==> flow/design.v <==
`timescale 1ns / 1ps
module sorting_system(
    input wire clk,              
    input wire rst_n,            
    input wire btn_manual_1,     
    input wire btn_manual_2,     
    input wire sensor_out,
    output wire s0, s1,
    output wire s2, s3,
    output wire led_r, led_g, led_b,
    input wire ir_sensor,        
    output wire servo_pwm_1,     
    output wire servo_pwm_2,     
    output wire led_ir_status    
);
    wire [1:0] detected_color;  
    tcs3200_core_v3 #(
        .SAMPLE_TIME(2500)
    ) color_sensor_inst (
        .clk(clk), .rst_n(rst_n),
        .sensor_out(sensor_out),
        .s0(s0), .s1(s1), .s2(s2), .s3(s3),
        .color_id(detected_color),
        .led_r(led_r), .led_g(led_g), .led_b(led_b)
    );
    reg ir_s1, ir_s2;
    wire ir_edge;
    always @(posedge clk) begin
        if (rst_n) begin
            ir_s1 <= 1'b1;
            ir_s2 <= 1'b1;
        end else begin
            ir_s1 <= ir_sensor;
            ir_s2 <= ir_s1;
        end
    end
    assign ir_edge = (ir_s2 == 1'b1 && ir_s1 == 1'b0);
    assign led_ir_status = ~ir_s2;  
    reg trig_1, trig_2;
    always @(posedge clk) begin
        if (rst_n) begin
            trig_1 <= 0;
            trig_2 <= 0;
        end else begin
            trig_1 <= 0;
            trig_2 <= 0;
            if (ir_edge) begin
                if (detected_color == 2'd1) trig_1 <= 1;
                else if (detected_color == 2'd2) trig_2 <= 1;
            end
        end
    end
    servo_core #(
        .START_DELAY(26250),
        .HOLD_TIME(30000)
    ) servo_1_inst (
        .clk(clk), .rst_n(rst_n),
        .activate(trig_1 | btn_manual_1),
        .pwm_out(servo_pwm_1)
    );
    servo_core #(
        .START_DELAY(50000),
        .HOLD_TIME(30000)
    ) servo_2_inst (
        .clk(clk), .rst_n(rst_n),
        .activate(trig_2 | btn_manual_2),
        .pwm_out(servo_pwm_2)
    );
endmodule
module tcs3200_core_v3(
    input clk, rst_n, sensor_out,
    output wire s0, s1,
    output reg s2, s3,
    output reg [1:0] color_id,
    output reg led_r, led_g, led_b
);
    assign s0 = 1; assign s1 = 1;  
    parameter SAMPLE_TIME = 12500000;  
    localparam RED=0, BLUE=1, GREEN=2;
    reg [1:0] state;
    reg [31:0] timer, counter;
    reg [31:0] r_val, g_val, b_val;
    reg s_in_d, s_in_d2;
    wire s_edge = s_in_d & ~s_in_d2;
    always @(posedge clk) begin
        if (rst_n) begin s_in_d <= 1'b0; s_in_d2 <= 1'b0; end
        else begin s_in_d <= sensor_out; s_in_d2 <= s_in_d; end
    end
    always @(posedge clk) begin
        if (rst_n) begin
            state <= RED; timer <= 0; counter <= 0; s2 <= 0; s3 <= 0;
            r_val <= 0; g_val <= 0; b_val <= 0;
            color_id <= 0; led_r<=0; led_g<=0; led_b<=0;
        end else begin
            if (timer < SAMPLE_TIME) begin
                timer <= timer + 1;
                if (s_edge) counter <= counter + 1;
            end else begin
                timer <= 0; counter <= 0;
                case(state)
                    RED: begin r_val <= counter; state <= BLUE; s2<=0; s3<=1; end
                    BLUE: begin b_val <= counter; state <= GREEN; s2<=1; s3<=1; end
                    GREEN: begin
                        g_val <= counter; state <= RED; s2<=0; s3<=0;
                        if ((r_val + g_val + b_val) > 1000) begin
                            if(r_val > g_val && r_val > b_val) begin
                                color_id <= 1; led_r<=1; led_g<=0; led_b<=0;
                            end else if(g_val > r_val && g_val > b_val) begin
                                color_id <= 2; led_r<=0; led_g<=1; led_b<=0;
                            end else if(b_val > r_val && b_val > g_val) begin
                                color_id <= 3; led_r<=0; led_g<=0; led_b<=1;
                            end
                        end else begin
                             led_r<=0; led_g<=0; led_b<=0;
                        end
                    end
                    default: begin state <= RED; s2<=0; s3<=0; end
                endcase
            end
        end
    end
endmodule
module servo_core #(
    parameter START_DELAY = 0,       
    parameter HOLD_TIME = 125000000  
)(
    input clk, rst_n, activate,
    output reg pwm_out
);
    parameter PWM_TOP = 2500;        
    parameter MIN_PULSE = 62;        
    parameter TARGET_PULSE = 146;    
    parameter STEP = 1;              
    reg [31:0] cnt;
    reg [31:0] duty;
    localparam IDLE=0, WAIT_DELAY=1, MOVE=2, HOLD=3, RETURN=4;
    reg [2:0] state;
    reg [31:0] general_timer;  
    always @(posedge clk) begin
        if (rst_n) begin
            state <= IDLE; duty <= MIN_PULSE; general_timer <= 0;
            cnt <= 0; pwm_out <= 0;
        end else begin
            if (cnt < PWM_TOP) cnt <= cnt + 1; else cnt <= 0;
            pwm_out <= (cnt < duty) ? 1 : 0;
            case(state)
                IDLE: begin
                    duty <= MIN_PULSE;
                    general_timer <= 0;
                    if (activate) begin
                        if (START_DELAY > 0) state <= WAIT_DELAY;
                        else state <= MOVE;
                    end
                end
                WAIT_DELAY: begin
                    if (general_timer < START_DELAY) begin
                        general_timer <= general_timer + 1;
                    end else begin
                        general_timer <= 0;
                        state <= MOVE;
                    end
                end
                MOVE: begin
                    if (duty < TARGET_PULSE) duty <= duty + STEP;
                    else begin
                        duty <= TARGET_PULSE;
                        general_timer <= 0;
                        state <= HOLD;
                    end
                end
                HOLD: begin
                    if (general_timer < HOLD_TIME) general_timer <= general_timer + 1;
                    else state <= RETURN;
                end
                RETURN: begin
                    if (duty > MIN_PULSE) duty <= duty - STEP;
                    else state <= IDLE;
                end
                default: state <= IDLE;
            endcase
        end
    end
endmodule
# From RTL to reports: sorting_system
# The steps from the RTL of sorting_system to its reports follow in flow order.
# Lines are those of the file above, counted from 1.
# Cell names lack the library's common part.
# Not given: -
# inputs
top_module	sorting_system
clock_port	clk
lib	sky130hd
corner	tt_025C_1v80

# Word-level counts
# Yosys after proc, flatten, opt, wreduce and memory -nomap, before mapping. Memory bits, and registers merged into a memory's read port (data or address), are not among the register bits. Print and check cells are not counted. Equal cells are merged and count once.
# bits
register_bits	375
in_bits	6
out_inout_bits	10
# op_classes
addsub	12
n_cmp	20
n_eq	27
n_mux	47
bitwise	10
reduce_and_logical	29
# op_table
operator	count
two-way mux 32 bit	10
adder 32 x 1 -> 32 bit with constant B	8
case mux 32 bit (select 4 bit)	2
> comparator 32 bit	6
case mux 32 bit (select 3 bit)	2
< comparator 32 x 12 -> 1 bit with constant B	3
< comparator 32 x 15 -> 1 bit with constant B	3
subtractor 32 x 1 -> 32 bit with constant B	2
adder 32 bit	2
< comparator 32 bit	2
> comparator 32 x 6 -> 1 bit with constant B	2
< comparator 32 x 8 -> 1 bit with constant B	2
> comparator 32 x 10 -> 1 bit with constant B	1
< comparator 32 x 16 -> 1 bit with constant B	1
two-way mux 3 bit	10
case mux 3 bit (select 5 bit)	2
!= test 2 bit with constant B	10
two-way mux 1 bit	17
equality test 3 x 2 -> 1 bit with constant B	4
AND reduction 2 bit	5
OR reduction 2 bit	5
AND reduction 5 bit	2
AND reduction 3 bit	3
nonzero test 3 bit	3
!= test 2 x 1 -> 1 bit with constant B	4
nonzero test 4 bit	2
inverter 1 bit	7
equality test 3 x 1 -> 1 bit with constant B	2
# Other operator kinds: 13; their cells: 23.

# Logic depth
# Depth = most cells in a row (Yosys ltp): at word level without a register or memory, in the mapped netlist without a sequential cell, where the memories' decode and read muxes count.
# logic_depth
word_depth	6
abc_area	1
depth_mapped	23

# After synthesis
# Yosys stat after the flow's synthesis: flattened, memories mapped to cells. It holds for the ABC_AREA given above (unset counts as 0); a run with the other value may have another netlist.
# synth_totals
mapped_cells	3021
synth_area_um2	21854.7
ffs	380
buf_cells	75
# by_type
cell	count
dfxtp_1	380
ha_1	199
nand2_1	570
a21oi_1	328
inv_1	427
nor2_1	286
o21ai_0	175
fa_1	32
nand3_1	128
nor3_1	84
nand4_1	49
o211ai_1	39
xor2_1	27
clkbuf_1	62
o22ai_1	37
nor4_1	27
a211oi_1	15
nor2_4	8
# Other cell types: 43; their cells: 148.

# Worst setup path after synthesis
# OpenSTA on the mapped netlist: ideal clock, no wires. The path of least setup slack (recovery checks aside). Input and output delay are each 20% of the period. Register names are those of the netlist, which keeps one name where synthesis merged equal registers.
# synth_timing
path_type	reg2reg
from	reg color_sensor_inst.b_val[1]
to	reg color_sensor_inst.led_b
clock_period_ps	8000
setup_time_ps	132
arrival_ps	2781
setup_slack_ps	5087
path_delay_ps	2913
driving_pins	22
n_path_buf	0
synth_period_reached_ps	2913
# "path_delay_ps" = arrival - input delay + setup time.
# "driving_pins" counts driving pins, that of a launching flip-flop among them; a cell with two outputs on the path counts twice.
# "synth_period_reached_ps" is the clock period less the worst setup slack; recovery checks do not enter. This is arithmetic on one report: input and output delays are still those of the set period (20% each).
# The rows between start and end are the longest chain of elaborated cells between them; the timing report does not say that the signal goes this way. Where chains are equally long, one stands for them.
# A line is the first line of the expression or statement that the cell stems from. Yosys adds cells for indexed reads and writes and turns some case tables into memories.
# At most two assigning lines are given for a register; there are more.
# synth_between
cell_sequence	dfxtp_1 > fa_1 > ha_1 > fa_1 > nand2_1 > nand3_1 > nand3_1 > nand2_1 > nand2_1 > nand2_1 > nand2_1 > nand2_1 > nor2_1 > nand2_1 > nor2_1 > nand3_1 > nor2_1 > nand2_1 > nand2_1 > nand2_1 > nand2_1 > a21oi_1
elab_chain_len	6
# synth_rtl
element	line	text
start: declaration	82	reg [31:0] r_val, g_val, b_val;
start: assignment	92	r_val <= 0; g_val <= 0; b_val <= 0;
start: assignment	102	BLUE: begin b_val <= counter; state <= GREEN; s2<=1; s3<=1; end
> comparator 32 bit	110	end else if(b_val > r_val && b_val > g_val) begin
logical AND 1 bit	110
two-way mux 1 bit	110
two-way mux 1 bit	108	end else if(g_val > r_val && g_val > b_val) begin
two-way mux 1 bit	106	if(r_val > g_val && r_val > b_val) begin
two-way mux 1 bit	105	if ((r_val + g_val + b_val) > 1000) begin
end: assignment	107	color_id <= 1; led_r<=1; led_g<=0; led_b<=0;
end: assignment	109	color_id <= 2; led_r<=0; led_g<=1; led_b<=0;
end: declaration	75	output reg led_r, led_g, led_b

# Timing after layout
# From the final timing report of stored run 1: the path of least setup slack in the routed layout; clock arrival at registers is part of the times.
# The path's times are printed in steps of 10 ps; the period is the one set.
# layout_timing
path_type	reg2reg
from	reg color_sensor_inst.r_val[17]
to	reg color_sensor_inst.led_b
clock_period_ps	8000
setup_time_ps	150
arrival_ps	4120
setup_slack_ps	4290
driving_pins	19
n_path_buf	0
# The rows between start and end are the longest chain of elaborated cells between them; the timing report does not say that the signal goes this way. Where chains are equally long, one stands for them.
# At most two assigning lines are given for a register; there are more.
# layout_between
cell_sequence	dfxtp_1 > fa_1 > ha_1 > a21oi_1 > o21ai_0 > inv_1 > nand2_1 > a21oi_1 > nand2_1 > nand2_1 > nand2_1 > nor2_1 > nand2_1 > nor2_1 > nand2_1 > nand2_1 > nand2_1 > nand2_1 > a21oi_1
elab_chain_len	6
# layout_rtl
element	line	text
start: declaration	82	reg [31:0] r_val, g_val, b_val;
start: assignment	92	r_val <= 0; g_val <= 0; b_val <= 0;
start: assignment	101	RED: begin r_val <= counter; state <= BLUE; s2<=0; s3<=1; end
> comparator 32 bit	110	end else if(b_val > r_val && b_val > g_val) begin
logical AND 1 bit	110
two-way mux 1 bit	110
two-way mux 1 bit	108	end else if(g_val > r_val && g_val > b_val) begin
two-way mux 1 bit	106	if(r_val > g_val && r_val > b_val) begin
two-way mux 1 bit	105	if ((r_val + g_val + b_val) > 1000) begin
end: assignment	107	color_id <= 1; led_r<=1; led_g<=0; led_b<=0;
end: assignment	109	color_id <= 2; led_r<=0; led_g<=1; led_b<=0;
end: declaration	75	output reg led_r, led_g, led_b

# Top module sorting_system; platform sky130hd; tools Yosys and OpenROAD; 3 stored runs in no particular order. Input and output delays are each 20% of the period that was set; the output load is 0.01 pF.
# "design_power_uw" is the tool's figure for a default switching activity; nothing was simulated.
# Settings: -- = not set for that run.
# A result given as -- is not shown for that run.
stored run	ABC_AREA	CAP_MARGIN	CELL_PAD_IN_SITES_GLOBAL_PLACEMENT	CORE_ASPECT_RATIO	CORE_UTILIZATION	CTS_CLUSTER_SIZE	GPL_ROUTABILITY_DRIVEN	HOLD_SLACK_MARGIN	MIN_ROUTING_LAYER	PLACE_DENSITY	SETUP_SLACK_MARGIN	period_ns	CORE_MARGIN	SLEW_MARGIN	CELL_PAD_IN_SITES_DETAIL_PLACEMENT	MAX_ROUTING_LAYER	TNS_END_PERCENT	design.die.area_um2	design_power_uw	final_util_frac	setup_tns_ps	final_setup_ws_ps	stdcell_area_um2	post_synth_area_um2
stored run 1	1	40	0	1.67	40	54	0	0.1	met2	0.75	2.33	8.0	2	20	--	--	--	56583.8	4323	0.449	0	4287	24248.3	21854.7
stored run 2	1	25	1	0.97	20	--	0	--	met2	0.81	0.99	3.6	4	10	1	met4	75	114628.0	10290	0.244	0	456	26437.9	21854.7
stored run 3	--	25	0	0.97	57	--	--	--	--	0.81	0.02	3.84	4	10	1	met5	5	--	--	--	--	--	--	--
# Stored run 3: incomplete, routing halted on GRT-0232
